==> flow/design.v <==
module rad4_exact(
    input [31:0] x,
    input [10:0] y,
    output [31:0] p
    );
    wire [2:0] sign_factor;
    wire [32:0] PP_2;
    wire [32:0] PP_1;
    wire [32:0] PP_0;
    wire [2:0] tmp1;
    wire [2:0] tmp0;
    assign tmp1 = {y[10],y[10:9]}; 
    assign tmp0 = {y[1:0],1'b0};
    rad4_BE2 PP2_gen(
        .x1(tmp1),
        .y(x),
        .sign_factor(sign_factor[2]),
        .PP(PP_2)
        );
    rad4_BE2 PP1_gen(
        .x1(y[3:1]),
        .y(x),
        .sign_factor(sign_factor[1]),
        .PP(PP_1)
        );
    rad4_BE2 PP0_gen(
        .x1(tmp0),
        .y(x),
        .sign_factor(sign_factor[0]),
        .PP(PP_0)
        );
    PP_add2 Final(
        .sign_factor(sign_factor),
        .PP_2(PP_2),
        .PP_1(PP_1),
        .PP_0(PP_0),
        .p(p)
        );
endmodule
module rad4_BE2(
    input [2:0] x1,
    input [31:0] y,
    output sign_factor,
    output [32:0] PP
    );
    wire one, two, sign;
    code2 encode2_block(
        .one(one),
        .two(two),
        .sign(sign),
        .y2(x1[2]),
        .y1(x1[1]),
        .y0(x1[0])
        );
    wire [32:0] tmp1_pp; 
    assign tmp1_pp = {y[31],y};  
    wire [33:0] out1;
    assign out1[0] = sign;
    genvar i;
    generate
        for ( i = 0; i < 33; i = i+1 )
            begin : pp_rad4_first 
            product2 pp_pr(tmp1_pp[i],out1[i],one,two,sign,PP[i],out1[i+1]);
            end
    endgenerate
    assign sign_factor = sign;
endmodule
module code2(one,two,sign,y2,y1,y0);  
	input y2,y1,y0;                     
	output one,two,sign;                
	wire [1:0]k;                        
	xor x1(one,y0,y1);                  
	xor x2(k[1],y2,y1);                 
	not n1(k[0],one);                   
	and a1(two,k[0],k[1]);              
	assign sign=y2;                     
endmodule   
module product2(x1,x0,one,two,sign,p,i);
	input x1,x0,sign,one,two;
	output p,i;
	wire [1:0] k;
	xor xo1(i,x1,sign);
	and a1(k[1],i,one);
	and a0(k[0],x0,two);
	or o1(p,k[1],k[0]);
endmodule
module sgn_gen2(one,two,sign,sign_factor);
    input sign,one,two;
    output sign_factor;
    wire k;
    or o1(k,one,two);
    and a1(sign_factor,sign,k);
endmodule
module PP_add2(
    input [2:0] sign_factor,
    input [32:0] PP_2,
    input [32:0] PP_1,
    input [32:0] PP_0,
    output [31:0] p
    );
    wire [2:0] E_MSB;
    assign E_MSB[0] = ~ PP_0[32];
    assign E_MSB[1] = ~ PP_1[32];
    assign E_MSB[2] = ~ PP_2[32];
    wire [36:0] sum00_FA;
    wire [36:0] carry00_FA;
    wire [36:0] tmp001_FA;
    wire [36:0] tmp002_FA;
    wire [36:0] tmp003_FA;
    assign tmp001_FA = {E_MSB[0],{3{PP_0[32]}},PP_0};
    assign tmp002_FA = {E_MSB[1],PP_1[32],PP_1,sign_factor[2],sign_factor[0]};
    assign tmp003_FA = {PP_2[26:0],{7{sign_factor[2]}},sign_factor[2],{2{sign_factor[2]}}};
    genvar i001;
    generate
        for (i001 = 0; i001 < 37; i001 = i001 + 1)
            begin : pp_FAd200
            FAd2 pp_FAd2(tmp001_FA[i001],tmp002_FA[i001], tmp003_FA[i001], carry00_FA[i001],sum00_FA[i001]);
            end
    endgenerate
    wire [4:0] sum00_HA;
    wire [4:0] carry00_HA;
    wire [4:0] tmp001_HA;
    wire [4:0] tmp002_HA;
    assign tmp001_HA = {5{1'b1}};
    assign tmp002_HA = {PP_2[31:27]};
    genvar i002;
    generate
        for (i002 = 0; i002 < 5; i002 = i002 + 1)
            begin : pp_HAd200
            HAd2 pp_HAd2(tmp001_HA[i002],tmp002_HA[i002],carry00_HA[i002],sum00_HA[i002]);
            end
    endgenerate
    wire [41:0] tmp_sum;
    wire [41:0] tmp_add1;
    wire [41:0] tmp_add2;
    assign tmp_add1 = {sum00_HA[5:0],sum00_FA};
    assign tmp_add2 = {carry00_HA[4:0],carry00_FA,sign_factor[2]}; 
    assign tmp_sum = tmp_add1 + tmp_add2;
    assign p = tmp_sum[41:10];
endmodule
module FAd2(a,b,c,cy,sm);
	input a,b,c;
	output cy,sm;
	wire x,y,z;
	xor x1(x,a,b);
	xor x2(sm,x,c);
	and a1(y,a,b);
	and a2(z,x,c);
	or o1(cy,y,z);
endmodule 
module HAd2(a,b,cy,sm);
	input a,b;
	output cy,sm;
	xor x1(sm,a,b);
	and a1(cy,a,b);
endmodule 
module rad4_odd(
    input [31:0] x,
    input [10:0] y,
    output [31:0] p
    );
    wire [2:0] sign_factor;
    wire [32:0] PP_2;
    wire [32:0] PP_1;
    wire [32:0] PP_0;
    wire [2:0] tmp;
    assign tmp = {y[6:5],1'b0};
    rad4_BE PP2_gen(
        .x1(y[10:8]),
        .y(x),
        .sign_factor(sign_factor[2]),
        .PP(PP_2)
        );
    rad4_BE PP1_gen(
        .x1(y[4:2]),
        .y(x),
        .sign_factor(sign_factor[1]),
        .PP(PP_1)
        );
    rad4_BE PP0_gen(
        .x1(y[2:0]),
        .y(x),
        .sign_factor(sign_factor[0]),
        .PP(PP_0)
        );
    PP_add Final(
        .sign_factor(sign_factor),
        .PP_2(PP_2),
        .PP_1(PP_1),
        .PP_0(PP_0),
        .p(p)
        );
endmodule
module rad4_BE(
    input [2:0] x1,
    input [31:0] y,
    output sign_factor,
    output [32:0] PP
    );
    wire one, two, sign;
    code encode_block(
        .one(one),
        .two(two),
        .sign(sign),
        .y2(x1[2]),
        .y1(x1[1]),
        .y0(x1[0])
        );
    wire [32:0] tmp1_pp; 
    assign tmp1_pp = {y[31],y};  
    wire [33:0] out1;
    assign out1[0] = sign;
    genvar i;
    generate
        for ( i = 0; i < 33; i = i+1 )
            begin : pp_rad4_first 
            product pp_pr(tmp1_pp[i],out1[i],one,two,sign,PP[i],out1[i+1]);
            end
    endgenerate
    sgn_gen sign_gen(one,two,sign,sign_factor);
endmodule
module code(one,two,sign,y2,y1,y0);  
	input y2,y1,y0;                     
	output one,two,sign;                
	wire [1:0]k;                        
	xor x1(one,y0,y1);                  
	xor x2(k[1],y2,y1);                 
	not n1(k[0],one);                   
	and a1(two,k[0],k[1]);              
	assign sign=y2;                     
endmodule   
module product(x1,x0,one,two,sign,p,i);
	input x1,x0,sign,one,two;
	output p,i;
	wire [1:0] k;
	xor xo1(i,x1,sign);
	and a1(k[1],i,one);
	and a0(k[0],x0,two);
	or o1(p,k[1],k[0]);
endmodule
module sgn_gen(one,two,sign,sign_factor);
    input sign,one,two;
    output sign_factor;
    wire k;
    or o1(k,one,two);
    and a1(sign_factor,sign,k);
endmodule
module PP_add(
    input [2:0] sign_factor,
    input [32:0] PP_2,
    input [32:0] PP_1,
    input [32:0] PP_0,
    output [31:0] p
    );
    wire [2:0] E_MSB;
    assign E_MSB[0] = ~ PP_0[32];
    assign E_MSB[1] = ~ PP_1[32];
    assign E_MSB[2] = ~ PP_2[32];
    wire [36:0] sum00_FA;
    wire [36:0] carry00_FA;
    wire [36:0] tmp001_FA;
    wire [36:0] tmp002_FA;
    wire [36:0] tmp003_FA;
    assign tmp001_FA = {E_MSB[0],{3{PP_0[32]}},PP_0};
    assign tmp002_FA = {E_MSB[1],PP_1[32],PP_1,sign_factor[2],sign_factor[0]};
    assign tmp003_FA = {PP_2[28:0],{5{sign_factor[2]}},sign_factor[2],{2{sign_factor[2]}}};
    genvar i001;
    generate
        for (i001 = 0; i001 < 37; i001 = i001 + 1)
            begin : pp_fad00
            FAd pp_fad(tmp001_FA[i001],tmp002_FA[i001], tmp003_FA[i001], carry00_FA[i001],sum00_FA[i001]);
            end
    endgenerate
    wire [4:0] sum00_HA;
    wire [4:0] carry00_HA;
    wire [4:0] tmp001_HA;
    wire [4:0] tmp002_HA;
    assign tmp001_HA = {5{1'b1}};
    assign tmp002_HA = {PP_2[32],PP_2[32:29]};
    genvar i002;
    generate
        for (i002 = 0; i002 < 5; i002 = i002 + 1)
            begin : pp_had00
            HAd pp_had(tmp001_HA[i002],tmp002_HA[i002],carry00_HA[i002],sum00_HA[i002]);
            end
    endgenerate
    wire [41:0] tmp_sum;
    wire [41:0] tmp_add1;
    wire [41:0] tmp_add2;
    assign tmp_add1 = {sum00_HA[4:0],sum00_FA,1'b0};  
    assign tmp_add2 = {carry00_HA[3:0],carry00_FA,1'b0,1'b0};  
    assign tmp_sum = tmp_add1 + tmp_add2;
    assign p = tmp_sum[41:10];
endmodule
module FAd(a,b,c,cy,sm);
	input a,b,c;
	output cy,sm;
	wire x,y,z;
	xor x1(x,a,b);
	xor x2(sm,x,c);
	and a1(y,a,b);
	and a2(z,x,c);
	or o1(cy,y,z);
endmodule 
module HAd(a,b,cy,sm);
	input a,b;
	output cy,sm;
	xor x1(sm,a,b);
	and a1(cy,a,b);
endmodule 
module rad4_odd_trunc(
    input [31:0] x,
    input [10:0] y,
    output [31:0] p
    );
    wire [2:0] sign_factor;
    wire [32:0] PP_2;
    wire [32:0] PP_1;
    wire [32:0] PP_0;
    wire [2:0] tmp;
    assign tmp = {y[6:5],1'b0};
    rad4_BE5 PP2_gen(
        .x1(y[10:8]),
        .y(x),
        .sign_factor(sign_factor[2]),
        .PP(PP_2)
        );
    rad4_BE5 PP1_gen(
        .x1(y[8:6]),
        .y(x),
        .sign_factor(sign_factor[1]),
        .PP(PP_1)
        );
    rad4_BE5 PP0_gen(
        .x1(tmp),
        .y(x),
        .sign_factor(sign_factor[0]),
        .PP(PP_0)
        );
    PP_add5 Final(
        .sign_factor(sign_factor),
        .PP_2(PP_2),
        .PP_1(PP_1),
        .PP_0(PP_0),
        .p(p)
        );
endmodule
module rad4_BE5(
    input [2:0] x1,
    input [31:0] y,
    output sign_factor,
    output [32:0] PP
    );
    wire one, two, sign;
    code5 encode5_block(
        .one(one),
        .two(two),
        .sign(sign),
        .y2(x1[2]),
        .y1(x1[1]),
        .y0(x1[0])
        );
    wire [32:0] tmp1_pp; 
    assign tmp1_pp = {y[31],y};  
    wire [33:0] out1;
    assign out1[0] = sign;
    genvar i;
    generate
        for ( i = 0; i < 33; i = i+1 )
            begin : pp_rad4_first 
            product5 pp_pr(tmp1_pp[i],out1[i],one,two,sign,PP[i],out1[i+1]);
            end
    endgenerate
    sgn_gen5 sign_gen(one,two,sign,sign_factor);
endmodule
module code5(one,two,sign,y2,y1,y0);  
	input y2,y1,y0;                     
	output one,two,sign;                
	wire [1:0]k;                        
	xor x1(one,y0,y1);                  
	xor x2(k[1],y2,y1);                 
	not n1(k[0],one);                   
	and a1(two,k[0],k[1]);              
	assign sign=y2;                     
endmodule   
module product5(x1,x0,one,two,sign,p,i);
	input x1,x0,sign,one,two;
	output p,i;
	wire [1:0] k;
	xor xo1(i,x1,sign);
	and a1(k[1],i,one);
	and a0(k[0],x0,two);
	or o1(p,k[1],k[0]);
endmodule
module sgn_gen5(one,two,sign,sign_factor);
    input sign,one,two;
    output sign_factor;
    wire k;
    or o1(k,one,two);
    and a1(sign_factor,sign,k);
endmodule
module PP_add5(
    input [2:0] sign_factor,
    input [32:0] PP_2,
    input [32:0] PP_1,
    input [32:0] PP_0,
    output [31:0] p
    );
    wire [34:0] sum00_FA;
    wire [34:0] carry00_FA;
    wire [34:0] tmp001_FA;
    wire [34:0] tmp002_FA;
    wire [34:0] tmp003_FA;
    assign tmp001_FA = {{5{PP_0[32]}},PP_0[32:4],PP_0[2]};
    assign tmp002_FA = {{3{PP_1[32]}},PP_1[32:2],PP_1[0]};
    assign tmp003_FA = {PP_2[32],PP_2,sign_factor[1]};
    genvar i001;
    generate
        for (i001 = 0; i001 < 35; i001 = i001 + 1)
            begin : pp_FAd500
            FAd5 pp_FAd5(tmp001_FA[i001],tmp002_FA[i001], tmp003_FA[i001], carry00_FA[i001],sum00_FA[i001]);
            end
    endgenerate
    wire sum00_HA;
    wire carry00_HA;
    HAd5 pp_HAd500(PP_0[3],PP_1[1],carry00_HA,sum00_HA);
    wire sum10_FA;
    wire carry10_FA;
    FAd5 pp_FAd510(sum00_FA[1],carry00_HA,sign_factor[2],carry10_FA,sum10_FA);
    wire [32:0] sum10_HA;
    wire [32:0] carry10_HA;
    wire [32:0] tmp011_HA;
    wire [32:0] tmp012_HA;
    assign tmp011_HA = {sum00_FA[34:2]};
    assign tmp012_HA = {carry00_FA[33:1]};
    genvar i002;
    generate
        for (i002 = 0; i002 < 33; i002 = i002 + 1)
            begin : pp_HAd510
            HAd5 pp_FAd5(tmp011_HA[i002],tmp012_HA[i002], carry10_HA[i002],sum10_HA[i002]);
            end
    endgenerate
    wire [42:0] tmp_sum;
    wire [42:0] tmp_add1;
    wire [42:0] tmp_add2;
    assign tmp_add1 = {sum10_HA,sum10_FA,sum00_HA,sum00_FA[0],PP_0[1:0],5'b0};
    assign tmp_add2 = {carry10_HA[31:0],carry10_FA,1'b0,carry00_FA[0],2'b0,sign_factor[0],5'b0}; 
    assign tmp_sum = tmp_add1 + tmp_add2;
    assign p = {tmp_sum[41:10]};
endmodule
module FAd5(a,b,c,cy,sm);
	input a,b,c;
	output cy,sm;
	wire x,y,z;
	xor x1(x,a,b);
	xor x2(sm,x,c);
	and a1(y,a,b);
	and a2(z,x,c);
	or o1(cy,y,z);
endmodule 
module HAd5(a,b,cy,sm);
	input a,b;
	output cy,sm;
	xor x1(sm,a,b);
	and a1(cy,a,b);
endmodule 
module rad4_odd_trunc1(
    input [31:0] x,
    input [10:0] y,
    output [31:0] p
    );
    wire [2:0] sign_factor;
    wire [32:0] PP_2;
    wire [32:0] PP_1;
    wire [32:0] PP_0;
    wire [2:0] tmp;
    assign tmp = {y[6:5],1'b0};
    rad4_BE4 PP2_gen(
        .x1(y[10:8]),
        .y(x),
        .sign_factor(sign_factor[2]),
        .PP(PP_2)
        );
    rad4_BE4 PP1_gen(
        .x1(y[8:6]),
        .y(x),
        .sign_factor(sign_factor[1]),
        .PP(PP_1)
        );
    rad4_BE4 PP0_gen(
        .x1(tmp),
        .y(x),
        .sign_factor(sign_factor[0]),
        .PP(PP_0)
        );
    PP_add4 Final(
        .sign_factor(sign_factor),
        .PP_2(PP_2),
        .PP_1(PP_1),
        .PP_0(PP_0),
        .p(p)
        );
endmodule
module rad4_BE4(
    input [2:0] x1,
    input [31:0] y,
    output sign_factor,
    output [32:0] PP
    );
    wire one, two, sign;
    code4 encode4_block(
        .one(one),
        .two(two),
        .sign(sign),
        .y2(x1[2]),
        .y1(x1[1]),
        .y0(x1[0])
        );
    wire [32:0] tmp1_pp; 
    assign tmp1_pp = {y[31],y};  
    wire [33:0] out1;
    assign out1[0] = sign;
    genvar i;
    generate
        for ( i = 0; i < 33; i = i+1 )
            begin : pp_rad4_first 
            product4 pp_pr(tmp1_pp[i],out1[i],one,two,sign,PP[i],out1[i+1]);
            end
    endgenerate
    sgn_gen4 sign_gen(one,two,sign,sign_factor);
endmodule
module code4(one,two,sign,y2,y1,y0);  
	input y2,y1,y0;                     
	output one,two,sign;                
	wire [1:0]k;                        
	xor x1(one,y0,y1);                  
	xor x2(k[1],y2,y1);                 
	not n1(k[0],one);                   
	and a1(two,k[0],k[1]);              
	assign sign=y2;                     
endmodule   
module product4(x1,x0,one,two,sign,p,i);
	input x1,x0,sign,one,two;
	output p,i;
	wire [1:0] k;
	xor xo1(i,x1,sign);
	and a1(k[1],i,one);
	and a0(k[0],x0,two);
	or o1(p,k[1],k[0]);
endmodule
module sgn_gen4(one,two,sign,sign_factor);
    input sign,one,two;
    output sign_factor;
    wire k;
    or o1(k,one,two);
    and a1(sign_factor,sign,k);
endmodule
module PP_add4(
    input [2:0] sign_factor,
    input [32:0] PP_2,
    input [32:0] PP_1,
    input [32:0] PP_0,
    output [31:0] p
    );
    wire [34:0] sum00_FA;
    wire [34:0] carry00_FA;
    wire [34:0] tmp001_FA;
    wire [34:0] tmp002_FA;
    wire [34:0] tmp003_FA;
    assign tmp001_FA = {{5{PP_0[32]}},PP_0[32:4],PP_0[2]};
    assign tmp002_FA = {{3{PP_1[32]}},PP_1[32:2],PP_1[0]};
    assign tmp003_FA = {PP_2[32],PP_2,sign_factor[1]};
    genvar i001;
    generate
        for (i001 = 0; i001 < 35; i001 = i001 + 1)
            begin : pp_FAd400
            FAd4 pp_FAd4(tmp001_FA[i001],tmp002_FA[i001], tmp003_FA[i001], carry00_FA[i001],sum00_FA[i001]);
            end
    endgenerate
    wire sum00_HA;
    wire carry00_HA;
    HAd4 pp_HAd400(PP_0[3],PP_1[1],carry00_HA,sum00_HA);
    wire sum10_FA;
    wire carry10_FA;
    FAd4 pp_FAd410(sum00_FA[1],carry00_HA,sign_factor[2],carry10_FA,sum10_FA);
    wire [32:0] sum10_HA;
    wire [32:0] carry10_HA;
    wire [32:0] tmp011_HA;
    wire [32:0] tmp012_HA;
    assign tmp011_HA = {sum00_FA[34:2]};
    assign tmp012_HA = {carry00_FA[33:1]};
    genvar i002;
    generate
        for (i002 = 0; i002 < 33; i002 = i002 + 1)
            begin : pp_HAd410
            HAd4 pp_FAd4(tmp011_HA[i002],tmp012_HA[i002], carry10_HA[i002],sum10_HA[i002]);
            end
    endgenerate
    wire [42:0] tmp_sum;
    wire [42:0] tmp_add1;
    wire [42:0] tmp_add2;
    assign tmp_add1 = {sum10_HA,sum10_FA,sum00_HA,sum00_FA[0],PP_0[1:0],5'b0};
    assign tmp_add2 = {carry10_HA[31:0],carry10_FA,1'b0,carry00_FA[0],2'b0,sign_factor[0],5'b0}; 
    assign tmp_sum = tmp_add1 + tmp_add2;
    assign p = {tmp_sum[41:10]};
endmodule
module FAd4(a,b,c,cy,sm);
	input a,b,c;
	output cy,sm;
	wire x,y,z;
	xor x1(x,a,b);
	xor x2(sm,x,c);
	and a1(y,a,b);
	and a2(z,x,c);
	or o1(cy,y,z);
endmodule 
module HAd4(a,b,cy,sm);
	input a,b;
	output cy,sm;
	xor x1(sm,a,b);
	and a1(cy,a,b);
endmodule 
module fos_exact_v1(
    input [31:0] x_in,
    input [10:0] a1,
    input clk,
    input reset,
    output [31:0] y_out);
    wire signed [31:0] Data_feedforward;
    wire signed [31:0] Data_feedback;
    wire signed [31:0] sum0;
    reg signed  [31:0] Samples_in1; 
    reg signed  [31:0] Samples_in2; 
    reg signed  [31:0] Samples_out; 
    assign Data_feedforward = {Samples_in2}; 
    assign y_out = Samples_in1 - Data_feedforward - Data_feedback; 
    rad4_odd_trunc mult(Samples_out,a1,Data_feedback);
   always @ (posedge clk) 
   if(reset == 1) begin
         Samples_in1 <= 0; 
         Samples_in2 <= 0; 
         Samples_out <= 0; 
      end 
   else begin 
      Samples_in1 <= x_in; 
      Samples_in2 <= Samples_in1; 
      Samples_out <= y_out; 
   end 
endmodule
module fos_exact_v2(
    input [31:0] x_in,
    input [10:0] a1,
    input clk,
    input reset,
    output [31:0] y_out);
    wire signed [31:0] Data_feedforward;
    wire signed [31:0] Data_feedback;
    wire signed [31:0] sum0;
    reg signed  [31:0] Samples_in1; 
    reg signed  [31:0] Samples_in2; 
    reg signed  [31:0] Samples_out; 
    assign Data_feedforward = {Samples_in2}; 
    assign y_out = Samples_in1 - Data_feedforward - Data_feedback; 
    rad4_exact mult(Samples_out,a1,Data_feedback);
   always @ (posedge clk) 
   if(reset == 1) begin
         Samples_in1 <= 0; 
         Samples_in2 <= 0; 
         Samples_out <= 0; 
      end 
   else begin 
      Samples_in1 <= x_in; 
      Samples_in2 <= Samples_in1; 
      Samples_out <= y_out; 
   end 
endmodule
module fos_exact_v3(
    input [31:0] x_in,
    input [10:0] a1,
    input [10:0] b1,
    input clk,
    input reset,
    output [31:0] y_out);
    wire signed [31:0] Data_feedforward;
    wire signed [31:0] Data_feedback;
    wire signed [31:0] sum0;
    reg signed  [31:0] Samples_in1; 
    reg signed  [31:0] Samples_in2; 
    reg signed  [31:0] Samples_out; 
    assign y_out = Samples_in1 + Data_feedforward - Data_feedback; 
    rad4_odd_trunc1 mult(Samples_out,a1,Data_feedback);
    rad4_odd_trunc1 mult1(Samples_in2,b1,Data_feedforward);                     
   always @ (posedge clk) 
   if(reset == 1) begin
         Samples_in1 <= 0; 
         Samples_in2 <= 0; 
         Samples_out <= 0; 
      end 
   else begin 
      Samples_in1 <= x_in; 
      Samples_in2 <= Samples_in1; 
      Samples_out <= y_out; 
   end 
endmodule
module fos_exact_v4(
    input [31:0] x_in,
    input [10:0] a1,
    input clk,
    input reset,
    output [31:0] y_out);
    wire signed [31:0] Data_feedforward;
    wire signed [31:0] Data_feedback;
    wire signed [31:0] sum0;
    reg signed  [31:0] Samples_in1; 
    reg signed  [31:0] Samples_in2; 
    reg signed  [31:0] Samples_out; 
    assign y_out = Samples_in1 - Data_feedback; 
    rad4_odd mult(Samples_out,a1,Data_feedback);
   always @ (posedge clk) 
   if(reset == 1) begin
         Samples_in1 <= 0; 
         Samples_in2 <= 0; 
         Samples_out <= 0; 
      end 
   else begin 
      Samples_in1 <= x_in; 
      Samples_in2 <= Samples_in1; 
      Samples_out <= y_out; 
   end 
endmodule
`timescale 1ns / 10ps
module a_filter_approx(
    input [31:0] x_in,
    input clk,
    input [5:0] reset,
    output [31:0] y_out);
    wire [10:0] a1_1;
    wire [10:0] a1_2;
    wire [10:0] a1_3;
    wire [10:0] a1_4;
    wire [10:0] b1;
    assign a1_1 = -11'sd192;
    assign a1_2 = -11'sd1021;
    assign a1_3 = -11'sd928;
    assign a1_4 = -11'sd1010;
    assign b1 = 11'sd307;
    wire [31:0] y_1;
    wire [31:0] y_2;
    wire [31:0] y_3;
    wire [31:0] y_4;
    wire [31:0] y_5;
    fos_exact_v4 first_stage(x_in,a1_4,clk,reset[0],y_1);
    fos_exact_v3 second_stage(y_1,a1_3,b1,clk,reset[1],y_2);
    fos_exact_v2 third_stage(y_2,a1_2,clk,reset[2],y_3);
    fos_exact_v2 fourth_stage(y_3,a1_2,clk,reset[3],y_4);
    fos_exact_v1 fifth_stage(y_4,a1_1,clk,reset[4],y_5);
    fos_exact_v1 sixth_stage(y_5,a1_1,clk,reset[5],y_out);
endmodule
# From RTL to reports: a_filter_approx
# The steps from the RTL of a_filter_approx to its reports follow in flow order.
# Line numbers count from 1 in the design file above.
# Operators carry their Yosys type and port widths (W data, S select, Z words).
# The mark -- stands for no value.
# setup
top_module	a_filter_approx
clock_port	clk
library	sky130hd
lib_corner	tt_025C_1v80

# Elaborated design
# Yosys after proc, flatten, opt, wreduce and memory -nomap, before mapping. Enables and synchronous resets that opt folds into registers are not counted as muxes. Memory bits, and registers merged into a memory's read port (data or address), are not among the register bits. Print and check cells are not counted. Equal cells are merged and count once.
# op_classes
reduce_logical	0
n_addsub	18
eq_ne	0
cmp	0
muxes	0
mul	0
div_mod_pow	0
bitwise	1381
n_shift	0
# op_table
cell	count
$xor A1 B1 Y1	492
$and A1 B1 Y1	484
$sub A32 B32 Y32	8
$not A1 Y1	250
$add A42 B42 Y42	5
$or A1 B1 Y1	155
$add A40 B40 Y41	2
$sub A32 B31 Y32	2
$add A32 B32 Y32	1
# word_totals
reg_bits	544
romBits	0
clocked_rd_ports_x_width	0
in_bits	39
latchBits	0
mem_count	0
word_cells	1416
output_inout_bits	32
ramBits	0

# Logic depth
# Longest topological path by Yosys (ltp), each cell counted once; first at word level (registers and memories cut), then after technology mapping (sequential cells cut; the memories' decode and read muxes count).
# depth
ltp_word	8
abc_area	0
depth_mapped	31
ltp_nobuf	31

# Synthesis result
# Source: synth_stat.txt of the flow (Yosys; design flattened, memories mapped). It holds for the ABC_AREA given above (unset counts as 0); a run with the other value may have another netlist.
# mapped
synth_area_um2	43758.2
n_buf	71
seq_area_um2	10890.4
cell_count	5048
flip_flops	544
# types
cell	count	type_area_um2
sky130_fd_sc_hd__dfxtp_1	544	1.09E+04
sky130_fd_sc_hd__ha_1	650	8132.8
sky130_fd_sc_hd__fa_1	287	5745.51
sky130_fd_sc_hd__inv_1	944	3.54E+03
sky130_fd_sc_hd__nor2_1	620	2.33E+03
sky130_fd_sc_hd__xnor2_1	216	1.89E+03
sky130_fd_sc_hd__a21oi_1	298	1491.43
sky130_fd_sc_hd__a21o_1	183	1.37E+03
sky130_fd_sc_hd__xor2_1	143	1.25E+03
sky130_fd_sc_hd__nor2b_1	141	882.096
sky130_fd_sc_hd__o21ai_0	149	745.715
sky130_fd_sc_hd__nand2_1	159	596.822
sky130_fd_sc_hd__o21a_1	57	427.91
sky130_fd_sc_hd__nand3_1	60	300.288
sky130_fd_sc_hd__nor3_1	60	300.288
sky130_fd_sc_hd__o21bai_1	39	292.781
sky130_fd_sc_hd__nand2b_1	41	256.496
sky130_fd_sc_hd__clkbuf_1	68	255.245
# Other cell types: 59; their cells: 389.
# By module: a second synthesis without flattening, with its own total; a netlist apart from the flattened one above.
# hier_totals
hier_cells	6984
area_unflattened_um2	63141.8
# Rows give one instance, submodules left out.
# by_module
mod	cells	seq_area_um2	mod_area_um2	instances
fos_exact_v1	610	1921.8	5600.4	2
fos_exact_v2	597	1921.8	5576.6	2
fos_exact_v3	648	1921.8	5679.2	1
PP_add2	288	0.0	2085.8	2
fos_exact_v4	406	1281.2	3535.9	1
(name not given)	2	0.0	17.5	198
(name not given)	2	0.0	17.5	198
(name not given)	2	0.0	17.5	198
PP_add4	195	0.0	1435.1	2
PP_add5	195	0.0	1435.1	2
PP_add	249	0.0	1844.3	1
(name not given)	2	0.0	17.5	99
FAd2	1	0.0	20.0	74
FAd4	1	0.0	20.0	70
# Further modules, not shown: 22.

# Timing after synthesis
# Path of least setup slack by OpenSTA after synthesis, without wires, with an ideal clock, recovery checks aside; 20% of the period is set as input and as output delay. Where synthesis merged equal registers, the netlist keeps one of their names.
# synth_timing
path_type	reg2out
startpoint	reg sixth_stage.Samples_out[5]
endpoint	out y_out[31]
n_path_buf	0
output_delay_ns	2.000
stages	26
t_arrival_ns	5.288
path_delay_ns	5.288
slack_ns	2.712
t_first_pin_ns	0.000
required_ns	8.000
tclk_ns	10.0
period_less_setup_slack_ns	7.288
# "path_delay_ns" = arrival - input delay + setup time.
# A path that ends at an output port has no setup time.
# "stages": output pins that drive a net of the path, with the launching flip-flop's if there is one; two outputs of one cell count as two.
# "period_less_setup_slack_ns" is the clock period less the worst setup slack; recovery checks do not enter. This is arithmetic on one report: input and output delays are still those of the set period (20% each).
# The rows between start and end are the longest chain of elaborated cells between them; the timing report does not say that the signal goes this way. Where chains are equally long, one stands for them.
# Each line given opens the expression or statement behind the cell; cells for indexed reads and writes are added by Yosys, which also makes memories of some case tables.
# synth_between
path_cell_list	sky130_fd_sc_hd__dfxtp_1 sky130_fd_sc_hd__inv_1 sky130_fd_sc_hd__ha_1 sky130_fd_sc_hd__ha_1 sky130_fd_sc_hd__ha_1 sky130_fd_sc_hd__a21oi_1 sky130_fd_sc_hd__o21ai_1 sky130_fd_sc_hd__o311a_1 sky130_fd_sc_hd__o211ai_1 sky130_fd_sc_hd__a21oi_1 sky130_fd_sc_hd__a21o_1 sky130_fd_sc_hd__a21oi_1 sky130_fd_sc_hd__xnor2_1 sky130_fd_sc_hd__fa_1 sky130_fd_sc_hd__inv_1 sky130_fd_sc_hd__ha_1 sky130_fd_sc_hd__a21o_1 sky130_fd_sc_hd__a21o_1 sky130_fd_sc_hd__a21oi_1 sky130_fd_sc_hd__o21ai_0 sky130_fd_sc_hd__a41oi_1 sky130_fd_sc_hd__inv_1 sky130_fd_sc_hd__a211o_1 sky130_fd_sc_hd__o211ai_1 sky130_fd_sc_hd__a21oi_1 sky130_fd_sc_hd__xnor3_1
elab_chain_cells	5
cone_cells	13
lines_between	6
classes_between	add/sub (2); logic (11)
# synth_rtl
element	line	rtl
start: declaration	634	reg signed  [31:0] Samples_out;
start: assignment	642	Samples_out <= 0;
start: assignment	647	Samples_out <= y_out;
$not A1 Y1	--
$xor A1 B1 Y1	455	xor x1(x,a,b);
$xor A1 B1 Y1	464	xor x1(sm,a,b);
$add A40 B40 Y41	448	assign tmp_sum = tmp_add1 + tmp_add2;
$sub A32 B31 Y32	636	assign y_out = Samples_in1 - Data_feedforward - Data_feedback;
end: declaration	736	output [31:0] y_out);

# Timing after layout
# From the final timing report of run A: the path of least setup slack in the routed layout; clock arrival at registers is part of the times.
# layout_timing
path_type	reg2out
startpoint	reg sixth_stage.Samples_out[2]
endpoint	out y_out[30]
slack_ns	-0.98
required_ns	5.03
output_delay_ns	1.26
stages	24
t_arrival_ns	6.02
t_first_pin_ns	0.63
n_path_buf	3
tclk_ns	6.29
# The rows between start and end are the longest chain of elaborated cells between them; the timing report does not say that the signal goes this way. Where chains are equally long, one stands for them.
# layout_between
path_cell_list	sky130_fd_sc_hd__dfxtp_2 sky130_fd_sc_hd__inv_4 sky130_fd_sc_hd__ha_4 sky130_fd_sc_hd__ha_4 sky130_fd_sc_hd__nor3b_2 sky130_fd_sc_hd__o211a_1 sky130_fd_sc_hd__o21a_1 sky130_fd_sc_hd__o32ai_4 sky130_fd_sc_hd__o311a_1 sky130_fd_sc_hd__o21ai_2 sky130_fd_sc_hd__a311o_1 sky130_fd_sc_hd__a221o_1 sky130_fd_sc_hd__xnor2_2 sky130_fd_sc_hd__fa_1 sky130_fd_sc_hd__ha_4 sky130_fd_sc_hd__buf_6 sky130_fd_sc_hd__and4_4 sky130_fd_sc_hd__buf_4 sky130_fd_sc_hd__o2111ai_2 sky130_fd_sc_hd__a21boi_4 sky130_fd_sc_hd__a31o_4 sky130_fd_sc_hd__o31ai_4 sky130_fd_sc_hd__xor2_1 sky130_fd_sc_hd__buf_2
elab_chain_cells	5
cone_cells	11
lines_between	6
classes_between	add/sub (2); logic (9)
# layout_rtl
element	line	rtl
start: declaration	634	reg signed  [31:0] Samples_out;
start: assignment	642	Samples_out <= 0;
start: assignment	647	Samples_out <= y_out;
$not A1 Y1	--
$xor A1 B1 Y1 x2	455	xor x1(x,a,b);
$add A40 B40 Y41	448	assign tmp_sum = tmp_add1 + tmp_add2;
$sub A32 B31 Y32	636	assign y_out = Samples_in1 - Data_feedforward - Data_feedback;
end: declaration	736	output [31:0] y_out);

--- measured runs ---
Record of 4 stored runs of the RTL-to-layout flow on a_filter_approx, platform sky130hd. The runs are unordered. Constraints: input delay and output delay 20% of the set period each, output load 0.01 pF.
By "achievedPeriod_ns" is meant the clock period of the run minus its worst setup slack. This is arithmetic on one report: input and output delays are still those of the set period (20% each).
"worstPathTime_ns": the worst setup path's part of the clock period (all of it between registers, 20% less for each end at a port) less its slack. A launch clock that arrives late makes it longer, a capture clock that arrives late makes it shorter.

Run A, flow files:
==> flow/run.sh <==
#!/bin/bash
# the make line also repeats the synthesis and layout settings of config.mk as NAME=value (left out here)
make -C /OpenROAD-flow-scripts/flow DESIGN_CONFIG=/design/flow/config.mk WORK_HOME=/design/flow/orfs CLKGATE_MAP_FILE= finish
==> flow/config.mk <==
export PLATFORM = sky130hd
export DESIGN_NAME = a_filter_approx
export DESIGN_NICKNAME = a_filter_approx
export VERILOG_FILES = /design/flow/design.v
export SDC_FILE = /design/flow/constraint.sdc
export NUM_CORES = 4
export LEC_CHECK = 0
export CAP_MARGIN = 20
export CORE_MARGIN = 2
export CORE_UTILIZATION = 40
export SLEW_MARGIN = 20
==> flow/constraint.sdc <==
create_clock -name core_clock -period 6.29 [get_ports {clk}]
set_input_delay 1.2580 -clock core_clock [delete_from_list [all_inputs] [get_ports {clk}]]
set_output_delay 1.2580 -clock core_clock [all_outputs]
set_load 0.01 [all_outputs]

==> results of run A, as CSV <==
result,value
synthArea_um2,43758.2
design.die.area_um2,112058.0
post_route_stdcell_area_um2,54886.4
finalUtil_pct,50.5
worst_setup_slack_ns,-0.985
tns_setup_ns,-15.093
timing.hold.ws_ns,0.455
achievedPeriod_ns,7.275
worstPathTime_ns,6.02
timing.worst_path_kind,"reg2out"

Run B, flow files:
==> flow/run.sh <==
#!/bin/bash
# the make line also repeats the synthesis and layout settings of config.mk as NAME=value (left out here)
make -C /OpenROAD-flow-scripts/flow DESIGN_CONFIG=/design/flow/config.mk WORK_HOME=/design/flow/orfs CLKGATE_MAP_FILE= finish
==> flow/config.mk <==
export PLATFORM = sky130hd
export DESIGN_NAME = a_filter_approx
export DESIGN_NICKNAME = a_filter_approx
export VERILOG_FILES = /design/flow/design.v
export SDC_FILE = /design/flow/constraint.sdc
export NUM_CORES = 4
export LEC_CHECK = 0
export ABC_AREA = 0
export CAP_MARGIN = 20
export CORE_MARGIN = 2
export CORE_UTILIZATION = 29
export CTS_CLUSTER_SIZE = 69
export GPL_ROUTABILITY_DRIVEN = 1
export HOLD_SLACK_MARGIN = 0.01
export PLACE_DENSITY_LB_ADDON = 0.27
export SETUP_SLACK_MARGIN = -0.89
export SLEW_MARGIN = 20
export TNS_END_PERCENT = 100
==> flow/constraint.sdc <==
create_clock -name core_clock -period 15.6 [get_ports {clk}]
set_input_delay 3.1200 -clock core_clock [delete_from_list [all_inputs] [get_ports {clk}]]
set_output_delay 3.1200 -clock core_clock [all_outputs]
set_load 0.01 [all_outputs]

==> results of run B, as CSV <==
result,value
synthArea_um2,43758.2
design.die.area_um2,154013.0
post_route_stdcell_area_um2,48998.2
finalUtil_pct,32.7
worst_setup_slack_ns,5.372
tns_setup_ns,0.000
timing.hold.ws_ns,0.450
achievedPeriod_ns,10.228
worstPathTime_ns,7.11
timing.worst_path_kind,"reg2out"

Run C, flow files:
==> flow/run.sh <==
#!/bin/bash
# the make line also repeats the synthesis and layout settings of config.mk as NAME=value (left out here)
make -C /OpenROAD-flow-scripts/flow DESIGN_CONFIG=/design/flow/config.mk WORK_HOME=/design/flow/orfs CLKGATE_MAP_FILE= finish
==> flow/config.mk <==
export PLATFORM = sky130hd
export DESIGN_NAME = a_filter_approx
export DESIGN_NICKNAME = a_filter_approx
export VERILOG_FILES = /design/flow/design.v
export SDC_FILE = /design/flow/constraint.sdc
export NUM_CORES = 4
export LEC_CHECK = 0
export CAP_MARGIN = 5
export CELL_PAD_IN_SITES_DETAIL_PLACEMENT = 2
export CELL_PAD_IN_SITES_GLOBAL_PLACEMENT = 2
export CORE_MARGIN = 2
export CORE_UTILIZATION = 49
export CTS_CLUSTER_SIZE = 56
export GPL_ROUTABILITY_DRIVEN = 0
export GPL_TIMING_DRIVEN = 1
export MIN_ROUTING_LAYER = met2
export PLACE_DENSITY_LB_ADDON = 0.02
export SLEW_MARGIN = 20
==> flow/constraint.sdc <==
create_clock -name core_clock -period 5.66 [get_ports {clk}]
set_input_delay 1.1320 -clock core_clock [delete_from_list [all_inputs] [get_ports {clk}]]
set_output_delay 1.1320 -clock core_clock [all_outputs]
set_load 0.01 [all_outputs]

Run C: unfinished; error DPL-0033 in placement

Run D, flow files:
==> flow/run.sh <==
#!/bin/bash
# the make line also repeats the synthesis and layout settings of config.mk as NAME=value (left out here)
make -C /OpenROAD-flow-scripts/flow DESIGN_CONFIG=/design/flow/config.mk WORK_HOME=/design/flow/orfs CLKGATE_MAP_FILE= finish
==> flow/config.mk <==
export PLATFORM = sky130hd
export DESIGN_NAME = a_filter_approx
export DESIGN_NICKNAME = a_filter_approx
export VERILOG_FILES = /design/flow/design.v
export SDC_FILE = /design/flow/constraint.sdc
export NUM_CORES = 4
export LEC_CHECK = 0
export ABC_AREA = 1
export CAP_MARGIN = 25
export CELL_PAD_IN_SITES_DETAIL_PLACEMENT = 1
export CORE_MARGIN = 2
export CORE_UTILIZATION = 40
export CTS_CLUSTER_DIAMETER = 386
export GPL_ROUTABILITY_DRIVEN = 1
export GPL_TIMING_DRIVEN = 1
export HOLD_SLACK_MARGIN = 0.22
export MIN_ROUTING_LAYER = met1
export PLACE_DENSITY_LB_ADDON = 0.1
export SETUP_SLACK_MARGIN = 3.09
export SLEW_MARGIN = 20
export TNS_END_PERCENT = 65
==> flow/constraint.sdc <==
create_clock -name core_clock -period 14.5 [get_ports {clk}]
set_input_delay 2.9000 -clock core_clock [delete_from_list [all_inputs] [get_ports {clk}]]
set_output_delay 2.9000 -clock core_clock [all_outputs]
set_load 0.01 [all_outputs]

==> results of run D, as CSV <==
result,value
synthArea_um2,50588.5
design.die.area_um2,129334.0
post_route_stdcell_area_um2,55752.2
finalUtil_pct,44.4
worst_setup_slack_ns,5.440
tns_setup_ns,0.000
timing.hold.ws_ns,0.434
achievedPeriod_ns,9.060
worstPathTime_ns,6.16
timing.worst_path_kind,"reg2out"
--- end ---
